==> flow/design.v <==
module unsigned_nonrestoring #(
    parameter int WIDTH = 32
) (
    input logic go,
    input logic[WIDTH-1:0] divisor,
    input logic[WIDTH-1:0] dividend,
    input logic clk, rst,
    output logic done,
    output logic[WIDTH-1:0] quotient,
    output logic[WIDTH-1:0] remainder,
    output logic divide_by_zero
);
typedef enum logic [1:0] {
    WAIT,
    COMPUTE,
    DONE
} state_t;
state_t next_state, state_R;
logic[WIDTH-1:0] Q_R, next_Q, quotient_R, next_quotient, remainder_R, next_remainder;
logic[WIDTH:0] A_R, next_A, B_R, next_B, B_twos_comp_R, next_B_twos_comp;
logic[$clog2(WIDTH):0] Count_R, next_Count;
logic done_R, next_done;
logic divide_by_zero_R, next_divide_by_zero;
assign done = done_R;
assign divide_by_zero = divide_by_zero_R;
assign quotient = quotient_R;
assign remainder = remainder_R;
always_ff @(posedge clk or posedge rst) begin
    if(rst) begin
        state_R <= WAIT;
        Q_R <= '0;
        A_R <= '0;
        B_R <= '0;
        B_twos_comp_R <= '0;
        Count_R <= '0;
        quotient_R <= '0;
        remainder_R <= '0;
        done_R <= 1'b0;
        divide_by_zero_R <= 1'b0;
    end
    else begin
        state_R <= next_state;
        Q_R <= next_Q;
        A_R <= next_A;
        B_R <= next_B;
        B_twos_comp_R <= next_B_twos_comp;
        Count_R <= next_Count;
        quotient_R <= next_quotient;
        remainder_R <= next_remainder;
        done_R <= next_done;
        divide_by_zero_R <= next_divide_by_zero;
    end
end 
logic[WIDTH:0] A_temp;
always_comb begin
    logic[WIDTH:0] one;
    one = 1;
    A_temp = '0;
    next_Q = Q_R;
    next_A = A_R;
    next_B = B_R;
    next_B_twos_comp = B_twos_comp_R;
    next_Count = Count_R;
    next_remainder = remainder_R;
    next_quotient = quotient_R;
    next_state = state_R;
    next_divide_by_zero = divide_by_zero_R;
    next_done = done_R;
    case(state_R)
        WAIT: begin
            if (go) begin
                if(divisor == 0) begin
                    next_state = DONE;
                    next_done = 1'b1;
                    next_divide_by_zero = 1'b1;
                end
                else begin
                    next_A = '0;
                    next_B = {1'b0,divisor};
                    next_B_twos_comp = ~next_B + one;
                    next_Q = dividend;
                    next_Count = WIDTH;
                    next_state = COMPUTE;
                end
            end
        end
        COMPUTE: begin
            if(A_R[WIDTH]) begin
                A_temp = {A_R[WIDTH-1:0], Q_R[WIDTH-1]};
                next_A = A_temp + B_R;
            end else begin
                A_temp = {A_R[WIDTH-1:0], Q_R[WIDTH-1]};
                next_A = A_temp + B_twos_comp_R;
            end
            next_Q = {Q_R[WIDTH-2:0],~next_A[WIDTH]};
            next_Count = Count_R - 1;
            if(next_Count == 0) begin 
                next_state = DONE;
                if(next_A[WIDTH]) next_remainder = next_A[WIDTH-1:0] + B_R;
                else next_remainder = next_A[WIDTH-1:0];
                next_quotient = next_Q[WIDTH-1:0];
                next_done = 1;
            end
        end
        DONE: begin
            next_done = 0;
            next_divide_by_zero = 1'b0;
            next_state = WAIT;
        end
    endcase
end
endmodule
; Reports on unsigned_nonrestoring
; What the tools print for unsigned_nonrestoring, step after step.
; Line numbers count from 1 in the design file above.
; Operators carry their Yosys type and port widths (W data, S select, Z words).
; Library cell names are shortened.
; A cell with -- has no value.
[setup]
top_module = unsigned_nonrestoring
clock_port = clk
cell_library = sky130hd
corner = tt_025C_1v80

; Elaborated design
; Yosys after proc, flatten, opt, wreduce and memory -nomap, before mapping. Memory bits, and registers merged into a memory's read port (data or address), are not among the register bits. Print and check cells are not counted. Equal cells are merged and count once.
[word_totals]
register_bits = 204
in_bits = 67
elab_cells = 57
[op_classes]
add_sub_neg = 5
equal = 6
n_mux = 21
n_logic = 3
reduce_logical = 12
[op_table]
columns = op, count
row1 = $mux W33, 4
row2 = $mux W32, 3
row3 = $pmux W33 S2, 1
row4 = $pmux W32 S2, 1
row5 = $not A32 Y33, 1
row6 = $add A33 B1 Y33 const B, 1
row7 = $add A33 B32 Y33, 1
row8 = $add A33 B33 Y33, 1
row9 = $add A32 B32 Y32, 1
row10 = $logic_not A32 Y1, 1
row11 = $reduce_and A3 Y1, 4
row12 = $pmux W6 S2, 1
row13 = $mux W6, 2
row14 = $ne A2 B2 Y1 const B, 4
row15 = $sub A6 B1 Y6 const B, 1
row16 = $logic_not A6 Y1, 1
row17 = $pmux W2 S3, 1
row18 = $mux W2, 3
row19 = $reduce_bool A2 Y1, 2
row20 = $reduce_and A4 Y1, 1
row21 = $reduce_bool A3 Y1, 1
row22 = $pmux W1 S3, 1
row23 = $mux W1, 3
row24 = $not A1 Y1, 2
row25 = $eq A2 B1 Y1 const B, 1
row26 = $eq A2 B2 Y1 const B, 1
row27 = $logic_not A2 Y1, 1
row28 = $reduce_and A2 Y1, 1
row29 = $pmux W1 S2, 1

; Logic depth
; Longest topological path by Yosys (ltp), each cell counted once; first at word level (registers and memories cut), then after technology mapping (sequential cells cut; the memories' decode and read muxes count).
[depth]
word_depth = 5
abc_area = 0
ltp_mapped = 25
ltp_nobuf = 24

; Netlist
; Source: synth_stat.txt of the flow (Yosys; design flattened, memories mapped). It holds for the ABC_AREA given above (unset counts as 0); a run with the other value may have another netlist.
; Totals and module areas in this step are rounded.
[types]
columns = type, count, type_area_um2
row1 = dfrtp_1, 203, 5.08E+03
row2 = mux2_2, 93, 1.05E+03
row3 = ha_1, 71, 888.352
row4 = nand2_1, 179, 671.894
row5 = mux2i_1, 57, 570.547
row6 = o21ai_0, 113, 565.542
row7 = xnor2_1, 46, 402.886
row8 = xor2_1, 39, 341.578
row9 = a21oi_1, 64, 320.307
row10 = a21o_1, 30, 225.216
row11 = nor2_1, 55, 206.448
row12 = nand3_1, 35, 175.168
row13 = a22o_1, 16, 140.134
row14 = clkbuf_1, 36, 135.13
row15 = o21ai_1, 26, 130.125
row16 = inv_1, 33, 123.869
row17 = nor3_1, 23, 115.11
row18 = o21bai_1, 13, 97.594
; Not listed: further types 52, cells in them 145.
[synth_totals]
stdcells = 1277
mapped_area_mm2 = 0.0124
seq_area_mm2 = 0.00511
flip_flops = 204
buf_cells = 55

; Timing after synthesis
; Path of least setup slack by OpenSTA after synthesis, without wires, with an ideal clock, recovery checks aside; 20% of the period is set as input and as output delay. Where synthesis merged equal registers, the netlist keeps one of their names.
[synth_timing]
kind = reg-to-reg
start = register A_R[32]
end = register remainder_R[31]
clock_period_ps = 6000
t_first_pin_ps = 0
arrival_time_ps = 5339
t_required_ps = 5864
setup_slack_ps = 525
path_delay_ps = 5475
path_stages = 25
period_less_setup_slack_ps = 5475
; "path_delay_ps" is the arrival time less input delay plus setup time.
; "path_stages" counts driving pins, that of a launching flip-flop among them; a cell with two outputs on the path counts twice.
; "period_less_setup_slack_ps" is the clock period less the worst setup slack; recovery checks do not enter. This is arithmetic on one report: input and output delays are still those of the set period (20% each).
; The rows between start and end are the longest chain of elaborated cells between them; the timing report does not say that the signal goes this way. Where chains are equally long, one stands for them.
; A line is the first line of the expression or statement that the cell stems from. Yosys adds cells for indexed reads and writes and turns some case tables into memories.
[synth_via]
cell_sequence = dfrtp_1 > clkbuf_1 > clkbuf_1 > mux2_2 > ha_1 > a21o_1 > a2111oi_2 > o21ai_1 > o41ai_4 > o21ba_2 > o21ai_0 > a31oi_1 > xnor2_1 > ha_1 > inv_1 > nor2_1 > a221oi_1 > o2111ai_1 > a31oi_1 > o21bai_1 > a2111oi_0 > or4_1 > nand3_1 > xnor2_1 > o21ai_0
elab_chain_cells = 4
[synth_rtl]
columns = element, line_no
row1 = "start, declared", 20  ; logic[WIDTH:0] A_R, next_A, B_R, next_B, B_twos_comp_R, next_B_twos_comp;
row2 = "start, assigned", 32  ; A_R <= '0;
row3 = "start, assigned", 44  ; A_R <= next_A;
row4 = $mux W33, 88  ; if(A_R[WIDTH]) begin
row5 = $mux W33, 69  ; case(state_R)
row6 = $add A32 B32 Y32, 99  ; if(next_A[WIDTH]) next_remainder = next_A[WIDTH-1:0] + B_R;
row7 = $mux W32, 99
row8 = "end, assigned", 37  ; remainder_R <= '0;
row9 = "end, assigned", 49  ; remainder_R <= next_remainder;
row10 = "end, declared", 19  ; logic[WIDTH-1:0] Q_R, next_Q, quotient_R, next_quotient, remainder_R, next_remainder;

; Timing after layout
; From the final timing report of run 1: the path of least setup slack in the routed layout; clock arrival at registers is part of the times.
; The path's times are printed in steps of 10 ps; the period is the one set.
[layout_timing]
kind = reg-to-reg
start = register A_R[32]
end = register remainder_R[31]
clock_period_ps = 9940
t_first_pin_ps = 570
arrival_time_ps = 7090
t_required_ps = 10370
setup_slack_ps = 3280
path_stages = 24
; The rows between start and end are the longest chain of elaborated cells between them; the timing report does not say that the signal goes this way. Where chains are equally long, one stands for them.
[layout_via]
cell_sequence = dfrtp_1 > buf_4 > mux2_2 > ha_1 > o211ai_2 > a21oi_2 > a2111oi_2 > o21ai_1 > o41ai_4 > o21ba_2 > o21ai_0 > xor2_1 > ha_1 > a21oi_1 > o21bai_1 > a221oi_1 > o2111ai_1 > a31oi_1 > o21bai_1 > a2111oi_0 > or4_1 > nand3_1 > xnor2_1 > o21ai_0
elab_chain_cells = 4
[layout_rtl]
columns = element, line_no
row1 = "start, declared", 20  ; logic[WIDTH:0] A_R, next_A, B_R, next_B, B_twos_comp_R, next_B_twos_comp;
row2 = "start, assigned", 32  ; A_R <= '0;
row3 = "start, assigned", 44  ; A_R <= next_A;
row4 = $mux W33, 88  ; if(A_R[WIDTH]) begin
row5 = $mux W33, 69  ; case(state_R)
row6 = $add A32 B32 Y32, 99  ; if(next_A[WIDTH]) next_remainder = next_A[WIDTH-1:0] + B_R;
row7 = $mux W32, 99
row8 = "end, assigned", 37  ; remainder_R <= '0;
row9 = "end, assigned", 49  ; remainder_R <= next_remainder;
row10 = "end, declared", 19  ; logic[WIDTH-1:0] Q_R, next_Q, quotient_R, next_quotient, remainder_R, next_remainder;

Top module unsigned_nonrestoring; platform sky130hd; tools Yosys and OpenROAD; 4 stored runs in no particular order. Input and output delays are each 20% of the period that was set; the output load is 0.01 pF.
"period_reached_ps" = clock period - worst setup slack. The figure is calculated, with input and output delays left at 20% of the set period.
Measured values are rounded.

# run 1
==> flow/run.sh <==
#!/bin/bash
# the make line also repeats the synthesis and layout settings of config.mk as NAME=value (left out here)
make -C /OpenROAD-flow-scripts/flow DESIGN_CONFIG=/design/flow/config.mk WORK_HOME=/design/flow/orfs CLKGATE_MAP_FILE= finish
==> flow/config.mk <==
export PLATFORM = sky130hd
export DESIGN_NAME = unsigned_nonrestoring
export DESIGN_NICKNAME = unsigned_nonrestoring
export VERILOG_FILES = /design/flow/design.v
export SDC_FILE = /design/flow/constraint.sdc
export NUM_CORES = 4
export LEC_CHECK = 0
export CAP_MARGIN = 20
export CELL_PAD_IN_SITES_DETAIL_PLACEMENT = 1
export CELL_PAD_IN_SITES_GLOBAL_PLACEMENT = 1
export CORE_ASPECT_RATIO = 0.68
export CORE_MARGIN = 6
export CORE_UTILIZATION = 40
export CTS_CLUSTER_DIAMETER = 48
export CTS_CLUSTER_SIZE = 19
export GPL_ROUTABILITY_DRIVEN = 1
export MAX_ROUTING_LAYER = met5
export MIN_ROUTING_LAYER = met2
export SLEW_MARGIN = 20
export TNS_END_PERCENT = 100
==> flow/constraint.sdc <==
create_clock -name core_clock -period 9.94 [get_ports {clk}]
set_input_delay 1.9880 -clock core_clock [delete_from_list [all_inputs] [get_ports {clk}]]
set_output_delay 1.9880 -clock core_clock [all_outputs]
set_load 0.01 [all_outputs]

==> run 1: results <==
layout_utilization_pct=50.2
total_die_area_mm2=0.0355
synthesis_area_mm2=0.0124
setupTns_ps=0
fin_ws_ps=3280
period_reached_ps=6662

# run 2
==> flow/run.sh <==
#!/bin/bash
# the make line also repeats the synthesis and layout settings of config.mk as NAME=value (left out here)
make -C /OpenROAD-flow-scripts/flow DESIGN_CONFIG=/design/flow/config.mk WORK_HOME=/design/flow/orfs CLKGATE_MAP_FILE= finish
==> flow/config.mk <==
export PLATFORM = sky130hd
export DESIGN_NAME = unsigned_nonrestoring
export DESIGN_NICKNAME = unsigned_nonrestoring
export VERILOG_FILES = /design/flow/design.v
export SDC_FILE = /design/flow/constraint.sdc
export NUM_CORES = 4
export LEC_CHECK = 0
export CAP_MARGIN = 20
export CORE_MARGIN = 2
export CORE_UTILIZATION = 26
export SLEW_MARGIN = 20
==> flow/constraint.sdc <==
create_clock -name core_clock -period 5.67 [get_ports {clk}]
set_input_delay 1.1340 -clock core_clock [delete_from_list [all_inputs] [get_ports {clk}]]
set_output_delay 1.1340 -clock core_clock [all_outputs]
set_load 0.01 [all_outputs]

==> run 2: results <==
layout_utilization_pct=32.6
total_die_area_mm2=0.0495
synthesis_area_mm2=0.0124
setupTns_ps=0
fin_ws_ps=302
period_reached_ps=5368

# run 3
==> flow/run.sh <==
#!/bin/bash
# the make line also repeats the synthesis and layout settings of config.mk as NAME=value (left out here)
make -C /OpenROAD-flow-scripts/flow DESIGN_CONFIG=/design/flow/config.mk WORK_HOME=/design/flow/orfs CLKGATE_MAP_FILE= finish
==> flow/config.mk <==
export PLATFORM = sky130hd
export DESIGN_NAME = unsigned_nonrestoring
export DESIGN_NICKNAME = unsigned_nonrestoring
export VERILOG_FILES = /design/flow/design.v
export SDC_FILE = /design/flow/constraint.sdc
export NUM_CORES = 4
export LEC_CHECK = 0
export CAP_MARGIN = 25
export CELL_PAD_IN_SITES_DETAIL_PLACEMENT = 0
export CORE_ASPECT_RATIO = 0.56
export CORE_MARGIN = 2
export CORE_UTILIZATION = 54
export GPL_TIMING_DRIVEN = 0
export MAX_ROUTING_LAYER = met4
export MIN_ROUTING_LAYER = met2
export PLACE_DENSITY_LB_ADDON = 0.2
export SLEW_MARGIN = 10
export TNS_END_PERCENT = 5
==> flow/constraint.sdc <==
create_clock -name core_clock -period 4.79 [get_ports {clk}]
set_input_delay 0.9580 -clock core_clock [delete_from_list [all_inputs] [get_ports {clk}]]
set_output_delay 0.9580 -clock core_clock [all_outputs]
set_load 0.01 [all_outputs]

==> run 3: results <==
outcome="not finished: routing ended with error GRT-0116"

# run 4
==> flow/run.sh <==
#!/bin/bash
# the make line also repeats the synthesis and layout settings of config.mk as NAME=value (left out here)
make -C /OpenROAD-flow-scripts/flow DESIGN_CONFIG=/design/flow/config.mk WORK_HOME=/design/flow/orfs CLKGATE_MAP_FILE= finish
==> flow/config.mk <==
export PLATFORM = sky130hd
export DESIGN_NAME = unsigned_nonrestoring
export DESIGN_NICKNAME = unsigned_nonrestoring
export VERILOG_FILES = /design/flow/design.v
export SDC_FILE = /design/flow/constraint.sdc
export NUM_CORES = 4
export LEC_CHECK = 0
export CAP_MARGIN = 20
export CORE_MARGIN = 2
export CORE_UTILIZATION = 40
export SLEW_MARGIN = 20
==> flow/constraint.sdc <==
create_clock -name core_clock -period 6.0 [get_ports {clk}]
set_input_delay 1.2000 -clock core_clock [delete_from_list [all_inputs] [get_ports {clk}]]
set_output_delay 1.2000 -clock core_clock [all_outputs]
set_load 0.01 [all_outputs]

==> run 4: results <==
layout_utilization_pct=49.3
total_die_area_mm2=0.0325
synthesis_area_mm2=0.0124
setupTns_ps=0
fin_ws_ps=439
period_reached_ps=5561
